==> flow/design.v <==
module Final_AXI_to_APB_Bridge #(
    parameter AXI_ADDR_WIDTH    = 32,
    parameter AXI_DATA_WIDTH    = 32,
    parameter AXI_MAX_BURST_LEN = 8,
    parameter AXI_BURST_WIDTH   = 2,
    parameter AXI_SIZE_WIDTH    = 3,
    parameter APB_ADDR_WIDTH    = 32,
    parameter APB_DATA_WIDTH    = 32
)(
    input  [AXI_ADDR_WIDTH-1:0]    AWADDR,
    input  [AXI_BURST_WIDTH-1:0]   AWBURST,
    input  [AXI_MAX_BURST_LEN-1:0] AWLEN,
    input                          AWVALID,
    output                         AWREADY,
    input  [AXI_ADDR_WIDTH-1:0]    ARADDR,
    input  [AXI_BURST_WIDTH-1:0]   ARBURST,
    input  [AXI_MAX_BURST_LEN-1:0] ARLEN,
    input                          ARVALID,
    output                         ARREADY,
    input  [AXI_DATA_WIDTH-1:0]    WDATA,
    input                          WVALID,
    input                          WLAST,
    input  [AXI_DATA_WIDTH/8-1:0]  WSTRB,
    output                         WREADY,
    output [AXI_DATA_WIDTH-1:0]    RDATA,
    output [1:0]                   RRESP,
    output                         RVALID,
    output                         RLAST,
    input                          RREADY,
    output [1:0]                   BRESP,
    output                         BVALID,
    input                          BREADY,
    input                          ACLK,
    input                          ARESETn,
    output [APB_ADDR_WIDTH-1:0]    PADDR,
    output                         PWRITE,
    output                         PSEL1,
    output                         PSEL2,
    output                         PSEL3,
    output                         PSEL4,
    output                         PENABLE,
    output [APB_DATA_WIDTH-1:0]    PWDATA,
    input  [APB_DATA_WIDTH-1:0]    PRDATA,
    input                          PREADY
);
    localparam [12:0] IDLE_WRITE        = 13'b0000000000001;
    localparam [12:0] READ_SETUP_M      = 13'b0000000000010;
    localparam [12:0] READ_SETUP_S      = 13'b0000000000100;
    localparam [12:0] READ_ACCESS_S     = 13'b0000000001000;
    localparam [12:0] READ_PREACCESS_M  = 13'b0000000010000;
    localparam [12:0] READ_ACCESS_M     = 13'b0000000100000;
    localparam [12:0] WRITE_SETUP_M     = 13'b0000001000000;
    localparam [12:0] WRITE_PREACCESS_M = 13'b0000010000000;
    localparam [12:0] WRITE_ACCESS_M    = 13'b0000100000000;
    localparam [12:0] WRITE_TERMINATE   = 13'b0001000000000;
    localparam [12:0] WRITE_SETUP_S     = 13'b0010000000000;
    localparam [12:0] WRITE_ACCESS_S    = 13'b0100000000000;
    localparam [12:0] IDLE_READ         = 13'b1000000000000;
    localparam READ_PRIORITY  = 1'b0;
    localparam WRITE_PRIORITY = 1'b1;
    reg  [12:0] current_state_write, next_state_write;
    reg  [12:0] current_state_read,  next_state_read;
    reg         current_arbiter_state, next_arbiter_state;
    reg  [AXI_MAX_BURST_LEN:0] Length_Of_Burst_Subordinate_write, Length_Of_Burst_Subordinate_write_next;
    reg  [AXI_MAX_BURST_LEN:0] Length_Of_Burst_Manager_write,     Length_Of_Burst_Manager_write_next;
    reg  [AXI_ADDR_WIDTH-1:0]  Address_Hold_Reg_write,            Address_Hold_Reg_write_next;
    reg  [AXI_ADDR_WIDTH-1:0]  Memory_Aligner_write,              Memory_Aligner_write_next;
    reg  [AXI_DATA_WIDTH-1:0]  write_buf;         
    reg  [APB_DATA_WIDTH-1:0]  pwdata_q, pwdata_c;
    reg                        wen_q, wen_c;      
    reg  [AXI_MAX_BURST_LEN:0] Length_Of_Burst_Subordinate_read, Length_Of_Burst_Subordinate_read_next;
    reg  [AXI_MAX_BURST_LEN:0] Length_Of_Burst_Manager_read,     Length_Of_Burst_Manager_read_next;
    reg  [AXI_ADDR_WIDTH-1:0]  Address_Hold_Reg_read,            Address_Hold_Reg_read_next;
    reg  [APB_DATA_WIDTH-1:0]  read_buf;          
    reg  [AXI_DATA_WIDTH-1:0]  rdata_q, rdata_c;
    reg                        ren_q, ren_c;      
    reg                        last_q, last_c;
    always @(*) begin
        next_arbiter_state = current_arbiter_state;
        case (current_arbiter_state)
            WRITE_PRIORITY: if (AWVALID && !ARVALID) next_arbiter_state = READ_PRIORITY;
            READ_PRIORITY:  if (ARVALID && !AWVALID) next_arbiter_state = WRITE_PRIORITY;
        endcase
    end
    wire addr_conflict = (AWADDR == ARADDR) ||
                         ((AWADDR <= 50) && (ARADDR <= 50)) ||
                         ((AWADDR >= 51) && (ARADDR >= 51) && (AWADDR <= 10) && (ARADDR <= 100)) ||
                         ((AWADDR >= 101) && (ARADDR >= 101) && (AWADDR <= 150) && (ARADDR <= 150)) ||
                         ((AWADDR >= 151) && (ARADDR >= 151) && (AWADDR <= 200) && (ARADDR <= 200));
    always @(posedge ACLK or negedge ARESETn) begin
        if (!ARESETn) begin
            current_arbiter_state             <= WRITE_PRIORITY;
            current_state_write               <= IDLE_WRITE;
            current_state_read                <= IDLE_READ;
            Length_Of_Burst_Manager_read      <= 0;
            Length_Of_Burst_Subordinate_read  <= 0;
            Length_Of_Burst_Manager_write     <= 0;
            Length_Of_Burst_Subordinate_write <= 0;
            Address_Hold_Reg_write            <= 0;
            Address_Hold_Reg_read             <= 0;
            Memory_Aligner_write              <= 0;
            wen_q                             <= 1'b0;
            ren_q                             <= 1'b0;
            last_q                            <= 1'b0;
        end else begin
            current_arbiter_state <= next_arbiter_state;
            if (current_arbiter_state == WRITE_PRIORITY && addr_conflict)
                current_state_write <= IDLE_WRITE;
            else
                current_state_write <= next_state_write;
            current_state_read                <= next_state_read;
            Length_Of_Burst_Manager_read      <= Length_Of_Burst_Manager_read_next;
            Length_Of_Burst_Subordinate_read  <= Length_Of_Burst_Subordinate_read_next;
            Length_Of_Burst_Manager_write     <= Length_Of_Burst_Manager_write_next;
            Length_Of_Burst_Subordinate_write <= Length_Of_Burst_Subordinate_write_next;
            Address_Hold_Reg_write            <= Address_Hold_Reg_write_next;
            Address_Hold_Reg_read             <= Address_Hold_Reg_read_next;
            Memory_Aligner_write              <= Memory_Aligner_write_next;
            wen_q                             <= wen_c;
            ren_q                             <= ren_c;
            last_q                            <= last_c;
        end
    end
    always @(posedge ACLK) begin
        pwdata_q <= pwdata_c;
        rdata_q  <= rdata_c;
        if (current_state_write == WRITE_ACCESS_M && Length_Of_Burst_Manager_write != 0)
            write_buf <= WDATA;
        if (current_state_read == READ_ACCESS_S && Length_Of_Burst_Subordinate_read != 0)
            read_buf <= PRDATA;
    end
    always @(*) begin
        next_state_write                       = current_state_write;
        Address_Hold_Reg_write_next            = Address_Hold_Reg_write;
        Length_Of_Burst_Manager_write_next     = Length_Of_Burst_Manager_write;
        Length_Of_Burst_Subordinate_write_next = Length_Of_Burst_Subordinate_write;
        Memory_Aligner_write_next              = Memory_Aligner_write;
        pwdata_c                               = pwdata_q;
        wen_c                                  = wen_q;
        case (current_state_write)
            IDLE_WRITE: begin
                pwdata_c                               = 0;
                wen_c                                  = 1'b0;
                Address_Hold_Reg_write_next            = 0;
                Length_Of_Burst_Manager_write_next     = 0;
                Length_Of_Burst_Subordinate_write_next = 0;
                Memory_Aligner_write_next              = 0;
                next_state_write = AWVALID ? WRITE_SETUP_M : IDLE_WRITE;
            end
            WRITE_SETUP_M: begin
                if (AWVALID) begin
                    Address_Hold_Reg_write_next            = AWADDR;
                    Length_Of_Burst_Subordinate_write_next = AWLEN + 1;
                    Length_Of_Burst_Manager_write_next     = AWLEN + 1;
                    Memory_Aligner_write_next              = AWADDR;
                    next_state_write = WRITE_PREACCESS_M;
                end else
                    next_state_write = IDLE_WRITE;
            end
            WRITE_PREACCESS_M: begin
                next_state_write = WVALID ? WRITE_ACCESS_M : WRITE_PREACCESS_M;
            end
            WRITE_ACCESS_M: begin
                if (Length_Of_Burst_Manager_write != 0) begin
                    if (WLAST || Length_Of_Burst_Manager_write == 1)
                        next_state_write = WRITE_TERMINATE;
                    else
                        next_state_write = WRITE_SETUP_S;
                    case (AWBURST)
                        2'b00: Address_Hold_Reg_write_next = AWADDR;
                        2'b01: Address_Hold_Reg_write_next = Address_Hold_Reg_write + 4;
                        2'b10: begin
                            Address_Hold_Reg_write_next = Address_Hold_Reg_write + 4;
                            if (Address_Hold_Reg_write >= AWADDR + AWLEN*4)
                                Address_Hold_Reg_write_next = AWADDR;
                        end
                        default: Address_Hold_Reg_write_next = AWADDR;
                    endcase
                    Length_Of_Burst_Manager_write_next = Length_Of_Burst_Manager_write - 1;
                end else
                    next_state_write = WRITE_TERMINATE;
            end
            WRITE_TERMINATE: begin
                next_state_write = BREADY ? WRITE_SETUP_S : WRITE_TERMINATE;
            end
            WRITE_SETUP_S: begin
                next_state_write = WRITE_ACCESS_S;
                pwdata_c         = write_buf;
                wen_c            = 1'b1;
            end
            WRITE_ACCESS_S: begin
                if (PREADY && Length_Of_Burst_Subordinate_write != 0) begin
                    if (Length_Of_Burst_Subordinate_write == 1)
                        next_state_write = IDLE_WRITE;
                    else
                        next_state_write = WRITE_ACCESS_M;
                    case (AWBURST)
                        2'b01: Memory_Aligner_write_next = Memory_Aligner_write + 4;
                        2'b10: begin
                            Memory_Aligner_write_next = Memory_Aligner_write + 4;
                            if (Memory_Aligner_write >= AWADDR + AWLEN*2)
                                Memory_Aligner_write_next = AWADDR;
                        end
                        default: Memory_Aligner_write_next = Memory_Aligner_write;
                    endcase
                    Length_Of_Burst_Subordinate_write_next = Length_Of_Burst_Subordinate_write - 1;
                end
            end
            default: next_state_write = IDLE_WRITE;
        endcase
    end
    always @(*) begin
        next_state_read                       = current_state_read;
        Address_Hold_Reg_read_next            = Address_Hold_Reg_read;
        Length_Of_Burst_Subordinate_read_next = Length_Of_Burst_Subordinate_read;
        Length_Of_Burst_Manager_read_next     = Length_Of_Burst_Manager_read;
        rdata_c                               = rdata_q;
        ren_c                                 = ren_q;
        last_c                                = last_q;
        case (current_state_read)
            IDLE_READ: begin
                rdata_c                               = 0;
                ren_c                                 = ARVALID;
                last_c                                = 1'b0;
                Address_Hold_Reg_read_next            = 0;
                Length_Of_Burst_Subordinate_read_next = 0;
                Length_Of_Burst_Manager_read_next     = 0;
                next_state_read = ARVALID ? READ_SETUP_M : IDLE_READ;
            end
            READ_SETUP_M: begin
                if (ARVALID) begin
                    Address_Hold_Reg_read_next            = ARADDR;
                    Length_Of_Burst_Subordinate_read_next = ARLEN + 1;
                    Length_Of_Burst_Manager_read_next     = ARLEN + 1;
                    next_state_read = READ_SETUP_S;
                end else
                    next_state_read = IDLE_READ;
            end
            READ_SETUP_S: begin
                next_state_read = PREADY ? READ_ACCESS_S : READ_SETUP_S;
            end
            READ_ACCESS_S: begin
                if (Length_Of_Burst_Subordinate_read != 0) begin
                    case (ARBURST)
                        2'b01: Address_Hold_Reg_read_next = Address_Hold_Reg_read + 4;
                        2'b10: begin
                            Address_Hold_Reg_read_next = Address_Hold_Reg_read + 4;
                            if (Address_Hold_Reg_read >= ARADDR + ARLEN*2)
                                Address_Hold_Reg_read_next = ARADDR;
                        end
                        default: Address_Hold_Reg_read_next = Address_Hold_Reg_read;
                    endcase
                    Length_Of_Burst_Subordinate_read_next = Length_Of_Burst_Subordinate_read - 1;
                    next_state_read = READ_PREACCESS_M;
                end else
                    next_state_read = READ_ACCESS_M;
            end
            READ_PREACCESS_M: begin
                next_state_read = RREADY ? READ_ACCESS_M : READ_PREACCESS_M;
            end
            READ_ACCESS_M: begin
                if (Length_Of_Burst_Manager_read != 0) begin
                    if (Length_Of_Burst_Manager_read == 1) begin
                        last_c          = 1'b1;
                        next_state_read = IDLE_READ;
                    end else
                        next_state_read = READ_ACCESS_S;
                    rdata_c = read_buf;
                    Length_Of_Burst_Manager_read_next = Length_Of_Burst_Manager_read - 1;
                end else
                    next_state_read = IDLE_READ;
            end
            default: next_state_read = IDLE_READ;
        endcase
    end
    wire apb_active = (current_state_read  == READ_SETUP_S)  ||
                      (current_state_read  == READ_ACCESS_M) ||
                      (current_state_read  == READ_ACCESS_S) ||
                      (current_state_write == WRITE_SETUP_S) ||
                      (current_state_write == WRITE_ACCESS_S);
    wire sel_on = !last_c && apb_active;
    wire write_apb = (current_state_write == WRITE_ACCESS_S) || (current_state_write == WRITE_SETUP_S);
    assign ARREADY = (current_state_read == READ_SETUP_M);
    assign PADDR   = ((wen_c || (ren_c && write_apb)) && (current_state_read != READ_ACCESS_M)) ?
                     Memory_Aligner_write : Address_Hold_Reg_read;
    assign PSEL1   = sel_on && ((Address_Hold_Reg_write <= 50) || (Address_Hold_Reg_read <= 50));
    assign PSEL2   = sel_on && ((Address_Hold_Reg_write >= 51  && Address_Hold_Reg_write <= 100) ||
                                (Address_Hold_Reg_read  >= 51  && Address_Hold_Reg_read  <= 100));
    assign PSEL3   = sel_on && ((Address_Hold_Reg_write >= 101 && Address_Hold_Reg_write <= 150) ||
                                (Address_Hold_Reg_read  >= 101 && Address_Hold_Reg_read  <= 150));
    assign PSEL4   = sel_on && ((Address_Hold_Reg_write >= 151 && Address_Hold_Reg_write <= 200) ||
                                (Address_Hold_Reg_read  >= 151 && Address_Hold_Reg_read  <= 200));
    assign PWRITE  = write_apb;
    assign PENABLE = (current_state_read == READ_ACCESS_S) || (current_state_write == WRITE_ACCESS_S);
    assign PWDATA  = pwdata_c;
    assign RDATA   = rdata_c;
    assign RRESP   = last_c ? 2'd0 : 2'd1;
    assign RLAST   = (RRESP != 2'd0) && last_c && RREADY;
    assign RVALID  = (current_state_read == READ_ACCESS_M);
    assign AWREADY = (current_state_write == WRITE_SETUP_M);
    assign WREADY  = (current_state_write == WRITE_ACCESS_M);
    assign BVALID  = (current_state_write == WRITE_TERMINATE);
    assign BRESP   = (current_state_write == WRITE_TERMINATE) ? 2'd0 : 2'd1;
endmodule
; ---- From RTL to reports: Final_AXI_to_APB_Bridge
; What the tools print for Final_AXI_to_APB_Bridge, step after step.
; Lines are those of the file above, counted from 1.
; Library cell names are shortened.
; Not given: -
[setup]
top_module = Final_AXI_to_APB_Bridge
clk_port = ACLK
lib = sky130hd
lib_corner = tt_025C_1v80

; ---- Word-level counts
; Counts by Yosys on the flattened word-level netlist (proc, flatten, opt, wreduce; memories kept). Register bits leave out memories and registers merged into their read ports (data or address). Print and check cells are left out. Cells with the same type and inputs are merged into one.
[classes]
reduce_logical = 65
n_cmp = 31
bitwise = 1
n_eq = 31
muxes = 56
n_addsub = 12
[ops]
columns = operator, count
row1 = two-way mux 32 bit, 10
row2 = parallel mux 32 bit (select 2 bit), 5
row3 = parallel mux 32 bit (select 3 bit), 3
row4 = less-or-equal comparator 32 x 8 -> 1 bit (second input constant), 8
row5 = >= comparator 32 x 6 -> 1 bit (second input constant), 4
row6 = less-or-equal comparator 32 x 6 -> 1 bit (second input constant), 4
row7 = >= comparator 32 x 7 -> 1 bit (second input constant), 4
row8 = >= comparator 32 x 8 -> 1 bit (second input constant), 4
row9 = parallel mux 9 bit (select 3 bit), 4
row10 = adder 32 x 3 -> 32 bit (second input constant), 3
row11 = >= comparator 32 bit, 3
row12 = less-or-equal comparator 32 x 7 -> 1 bit (second input constant), 3
row13 = parallel mux 13 bit (select 7 bit), 1
row14 = parallel mux 13 bit (select 6 bit), 1
row15 = two-way mux 13 bit, 6
row16 = two-way mux 9 bit, 8
row17 = adder 32 x 9 -> 32 bit, 2
row18 = subtractor 9 x 1 -> 9 bit (second input constant), 4
row19 = nonzero test 9 bit, 4
row20 = two-way mux 11 bit, 3
row21 = adder 32 x 10 -> 32 bit, 1
row22 = equality test 32 bit, 1
row23 = less-or-equal comparator 32 x 4 -> 1 bit (second input constant), 1
row24 = logical AND 1 bit, 31
row25 = equality test 9 x 1 -> 1 bit (second input constant), 3
row26 = adder 8 x 1 -> 9 bit (second input constant), 2
row27 = logical OR 1 bit, 16
row28 = equality test 13 x 1 -> 1 bit (second input constant), 1
; Not listed: further kinds 29, cells in them 56.
[bits]
elab_cells = 213
ff_bits = 290
input_bits = 161

; ---- Longest topological paths
; Yosys ltp: most cells in a row. Word level: on the elaborated netlist, between registers, memories and ports. Mapped: between sequential cells and ports; inverters and the memories' decode and read muxes count.
[logic_depth]
depth_word = 9
abc_area = 0
mapped_depth = 21
depth_no_buf = 19

; ---- Synthesis result
; The flow's flattened synthesis, as Yosys stat reports it; memories are mapped. The netlist is that of the ABC_AREA named above (0 if unset); the other value can give another one.
; The area totals of this step are shown rounded.
[types]
columns = type, count, area_total_um2
row1 = dfrtp_1, 146, 3.65E+03
row2 = edfxtp_1, 64, 1.92E+03
row3 = ha_1, 142, 1.78E+03
row4 = dfxtp_1, 64, 1.28E+03
row5 = nand2_1, 228, 855.821
row6 = xnor2_1, 81, 709.43
row7 = a221o_1, 59, 590.566
row8 = a22o_1, 66, 578.054
row9 = xor2_1, 64, 560.538
row10 = a21oi_1, 108, 540.518
row11 = o21ai_0, 97, 485.466
row12 = nor2_1, 128, 480.461
row13 = nand3_1, 94, 470.451
row14 = nor3_1, 76, 380.365
row15 = mux2_2, 30, 337.824
row16 = clkbuf_1, 89, 334.07
row17 = nand4_1, 52, 325.312
row18 = a21o_1, 36, 270.259
; Not listed: further types 65, cells in them 488.
[mapped]
ff_cells = 277
mapped_cells = 2112
buf_cells = 127
synth_area_um2 = 19000

; ---- Path before layout
; OpenSTA on the mapped netlist: ideal clock, no wires. The path of least setup slack (recovery checks aside). Input and output delay are each 20% of the period. Register names are those of the netlist, which keeps one name where synthesis merged equal registers.
[synth_path]
path_type = input port to flip-flop
startpoint = input port ARADDR[1]
endpoint = register Address_Hold_Reg_read[23]
input_delay_ps = 1200
stages = 21
tclk_ps = 6000
t_arrival_ps = 5111
t_required_ps = 5936
delay_ps = 3975
slack_ps = 825
synth_period_reached_ps = 5175
; "delay_ps" is the arrival time less input delay plus setup time.
; "stages": output pins that drive a net of the path, with the launching flip-flop's if there is one; two outputs of one cell count as two.
; "synth_period_reached_ps" is the clock period less the worst setup slack; recovery checks do not enter. This is arithmetic on one report: input and output delays are still those of the set period (20% each).
; The rows between start and end are the longest chain of elaborated cells between them; the timing report does not say that the signal goes this way. Where chains are equally long, one stands for them.
; Each line given opens the expression or statement behind the cell; cells for indexed reads and writes are added by Yosys, which also makes memories of some case tables.
[synth_between]
cell_sequence = ha_1 -> fa_1 -> a21o_1 -> a21oi_1 -> o21bai_1 -> a21oi_1 -> o21ai_0 -> and2_1 -> clkbuf_1 -> nand2_1 -> xor2_1 -> ha_1 -> a21o_1 -> a21o_1 -> a221oi_1 -> o32ai_1 -> a211oi_2 -> nand2_1 -> buf_2 -> o311ai_1 -> a21o_1
elab_chain_len = 6
[synth_lines]
columns = element, line
row1 = "start, declared", 15  ; input  [AXI_ADDR_WIDTH-1:0]    ARADDR,
row2 = adder 32 x 9 -> 32 bit, 248  ; if (Address_Hold_Reg_read >= ARADDR + ARLEN*2)
row3 = >= comparator 32 bit, 248
row4 = two-way mux 32 bit, 248
row5 = parallel mux 32 bit (select 2 bit), 244  ; case (ARBURST)
row6 = two-way mux 32 bit, 243  ; if (Length_Of_Burst_Subordinate_read != 0) begin
row7 = parallel mux 32 bit (select 3 bit), 220  ; case (current_state_read)
row8 = "end, assigned", 100  ; Address_Hold_Reg_read             <= 0;
row9 = "end, assigned", 117  ; Address_Hold_Reg_read             <= Address_Hold_Reg_read_next;
row10 = "end, declared", 73  ; reg  [AXI_ADDR_WIDTH-1:0]  Address_Hold_Reg_read,            Address_Hold_Reg_read_next;

; ---- Path in the finished layout
; Path of least setup slack in the final report of stored run 3 (OpenROAD, finished layout, wires in). Where an end is a register, its clock arrival counts in the times.
; The path's times are printed in steps of 10 ps; the period is the one set.
[layout_path]
path_type = input port to flip-flop
startpoint = input port AWADDR[3]
endpoint = register Address_Hold_Reg_write[22]
slack_ps = -500
t_arrival_ps = 7770
input_delay_ps = 1350
stages = 19
tclk_ps = 6750
t_required_ps = 7270
; The rows between start and end are the longest chain of elaborated cells between them; the timing report does not say that the signal goes this way. Where chains are equally long, one stands for them.
[layout_between]
cell_sequence = clkdlybuf4s50_1 -> ha_1 -> a21o_1 -> a21oi_1 -> o21bai_1 -> a21oi_1 -> o21a_1 -> nor3_1 -> clkbuf_2 -> nand2b_1 -> xor2_1 -> ha_1 -> a21o_1 -> a2111oi_1 -> a31oi_2 -> o41ai_2 -> nor2_2 -> buf_2 -> a221o_1
elab_chain_len = 6
[layout_lines]
columns = element, line
row1 = "start, declared", 10  ; input  [AXI_ADDR_WIDTH-1:0]    AWADDR,
row2 = adder 32 x 10 -> 32 bit, 174  ; if (Address_Hold_Reg_write >= AWADDR + AWLEN*4)
row3 = >= comparator 32 bit, 174
row4 = two-way mux 32 bit, 174
row5 = parallel mux 32 bit (select 2 bit), 169  ; case (AWBURST)
row6 = two-way mux 32 bit, 164  ; if (Length_Of_Burst_Manager_write != 0) begin
row7 = parallel mux 32 bit (select 3 bit), 140  ; case (current_state_write)
row8 = "end, assigned", 99  ; Address_Hold_Reg_write            <= 0;
row9 = "end, assigned", 116  ; Address_Hold_Reg_write            <= Address_Hold_Reg_write_next;
row10 = "end, declared", 66  ; reg  [AXI_ADDR_WIDTH-1:0]  Address_Hold_Reg_write,            Address_Hold_Reg_write_next;

Ticket comment

Settings and measured results of 4 stored flow runs for module Final_AXI_to_APB_Bridge (sky130hd), not sorted in any way. The constraints put input and output delay at 20% of the set period each and load the outputs with 0.01 pF.
By "period_less_ws_ps" is meant the clock period of the run minus its worst setup slack. This is arithmetic on one report: input and output delays are still those of the set period (20% each).
By "critical_path_time_ps" is meant the share of the clock period that the worst setup path is allowed (20% is reserved at inputs, 20% at outputs), minus its slack. Clock arrival times at its registers enter into it.
"power_total_w" is the tool's figure for a default switching activity; nothing was simulated.
"critical_path_time_ps" is known to 10 ps.
The measured numbers are rounded.

# stored run 1
==> flow/run.sh <==
#!/bin/bash
# the make line also repeats the synthesis and layout settings of config.mk as NAME=value (left out here)
make -C /OpenROAD-flow-scripts/flow DESIGN_CONFIG=/design/flow/config.mk WORK_HOME=/design/flow/orfs CLKGATE_MAP_FILE= finish
==> flow/config.mk <==
export PLATFORM = sky130hd
export DESIGN_NAME = Final_AXI_to_APB_Bridge
export DESIGN_NICKNAME = Final_AXI_to_APB_Bridge
export VERILOG_FILES = /design/flow/design.v
export SDC_FILE = /design/flow/constraint.sdc
export NUM_CORES = 4
export LEC_CHECK = 0
export CAP_MARGIN = 25
export CELL_PAD_IN_SITES_DETAIL_PLACEMENT = 2
export CELL_PAD_IN_SITES_GLOBAL_PLACEMENT = 2
export CORE_ASPECT_RATIO = 0.58
export CORE_MARGIN = 7
export CORE_UTILIZATION = 64
export GPL_ROUTABILITY_DRIVEN = 1
export GPL_TIMING_DRIVEN = 0
export HOLD_SLACK_MARGIN = 0.19
export MIN_ROUTING_LAYER = met2
export SLEW_MARGIN = 30
==> flow/constraint.sdc <==
create_clock -name core_clock -period 6.75 [get_ports {ACLK}]
set_input_delay 1.3500 -clock core_clock [delete_from_list [all_inputs] [get_ports {ACLK}]]
set_output_delay 1.3500 -clock core_clock [all_outputs]
set_load 0.01 [all_outputs]

==> stored run 1: results <==
outcome="no final report: placement broke off with GPL-0301"

# stored run 2
==> flow/run.sh <==
#!/bin/bash
# the make line also repeats the synthesis and layout settings of config.mk as NAME=value (left out here)
make -C /OpenROAD-flow-scripts/flow DESIGN_CONFIG=/design/flow/config.mk WORK_HOME=/design/flow/orfs CLKGATE_MAP_FILE= finish
==> flow/config.mk <==
export PLATFORM = sky130hd
export DESIGN_NAME = Final_AXI_to_APB_Bridge
export DESIGN_NICKNAME = Final_AXI_to_APB_Bridge
export VERILOG_FILES = /design/flow/design.v
export SDC_FILE = /design/flow/constraint.sdc
export NUM_CORES = 4
export LEC_CHECK = 0
export CAP_MARGIN = 20
export CELL_PAD_IN_SITES_DETAIL_PLACEMENT = 2
export CELL_PAD_IN_SITES_GLOBAL_PLACEMENT = 3
export CORE_ASPECT_RATIO = 0.58
export CORE_MARGIN = 3
export CORE_UTILIZATION = 64
export GPL_ROUTABILITY_DRIVEN = 0
export GPL_TIMING_DRIVEN = 0
export MIN_ROUTING_LAYER = met2
export SLEW_MARGIN = 30
==> flow/constraint.sdc <==
create_clock -name core_clock -period 6.75 [get_ports {ACLK}]
set_input_delay 1.3500 -clock core_clock [delete_from_list [all_inputs] [get_ports {ACLK}]]
set_output_delay 1.3500 -clock core_clock [all_outputs]
set_load 0.01 [all_outputs]

==> stored run 2: results <==
outcome="no final report: placement broke off with GPL-0301"

# stored run 3
==> flow/run.sh <==
#!/bin/bash
# the make line also repeats the synthesis and layout settings of config.mk as NAME=value (left out here)
make -C /OpenROAD-flow-scripts/flow DESIGN_CONFIG=/design/flow/config.mk WORK_HOME=/design/flow/orfs CLKGATE_MAP_FILE= finish
==> flow/config.mk <==
export PLATFORM = sky130hd
export DESIGN_NAME = Final_AXI_to_APB_Bridge
export DESIGN_NICKNAME = Final_AXI_to_APB_Bridge
export VERILOG_FILES = /design/flow/design.v
export SDC_FILE = /design/flow/constraint.sdc
export NUM_CORES = 4
export LEC_CHECK = 0
export CAP_MARGIN = 25
export CELL_PAD_IN_SITES_DETAIL_PLACEMENT = 0
export CELL_PAD_IN_SITES_GLOBAL_PLACEMENT = 2
export CORE_ASPECT_RATIO = 0.58
export CORE_MARGIN = 7
export CORE_UTILIZATION = 36
export GPL_ROUTABILITY_DRIVEN = 1
export GPL_TIMING_DRIVEN = 0
export HOLD_SLACK_MARGIN = 0.19
export MIN_ROUTING_LAYER = met2
export SETUP_SLACK_MARGIN = -0.59
export SLEW_MARGIN = 30
==> flow/constraint.sdc <==
create_clock -name core_clock -period 6.75 [get_ports {ACLK}]
set_input_delay 1.3500 -clock core_clock [delete_from_list [all_inputs] [get_ports {ACLK}]]
set_output_delay 1.3500 -clock core_clock [all_outputs]
set_load 0.01 [all_outputs]

==> stored run 3: results <==
power_total_w=0.00981
tns_setup_ps=-19500
critical_path_time_ps=5900
critical_path_kind="input port to flip-flop"
setup_worst_slack_ps=-504
final_stdcell_area_um2=23800
final_die_area_um2=59800
finish.utilization_frac=0.461
synthArea_um2=19000
period_less_ws_ps=7254

# stored run 4
==> flow/run.sh <==
#!/bin/bash
# the make line also repeats the synthesis and layout settings of config.mk as NAME=value (left out here)
make -C /OpenROAD-flow-scripts/flow DESIGN_CONFIG=/design/flow/config.mk WORK_HOME=/design/flow/orfs CLKGATE_MAP_FILE= finish
==> flow/config.mk <==
export PLATFORM = sky130hd
export DESIGN_NAME = Final_AXI_to_APB_Bridge
export DESIGN_NICKNAME = Final_AXI_to_APB_Bridge
export VERILOG_FILES = /design/flow/design.v
export SDC_FILE = /design/flow/constraint.sdc
export NUM_CORES = 4
export LEC_CHECK = 0
export ABC_AREA = 0
export CAP_MARGIN = 20
export CELL_PAD_IN_SITES_GLOBAL_PLACEMENT = 1
export CORE_ASPECT_RATIO = 1.38
export CORE_MARGIN = 8
export CORE_UTILIZATION = 33
export CTS_CLUSTER_DIAMETER = 258
export CTS_CLUSTER_SIZE = 64
export GPL_TIMING_DRIVEN = 0
export MIN_ROUTING_LAYER = met2
export PLACE_DENSITY = 0.6
export SLEW_MARGIN = 10
export TNS_END_PERCENT = 80
==> flow/constraint.sdc <==
create_clock -name core_clock -period 3.56 [get_ports {ACLK}]
set_input_delay 0.7120 -clock core_clock [delete_from_list [all_inputs] [get_ports {ACLK}]]
set_output_delay 0.7120 -clock core_clock [all_outputs]
set_load 0.01 [all_outputs]

==> stored run 4: results <==
power_total_w=0.0174
tns_setup_ps=-66900
critical_path_time_ps=3770
critical_path_kind="input port to flip-flop"
setup_worst_slack_ps=-918
final_stdcell_area_um2=26400
final_die_area_um2=65700
finish.utilization_frac=0.463
synthArea_um2=19000
period_less_ws_ps=4478
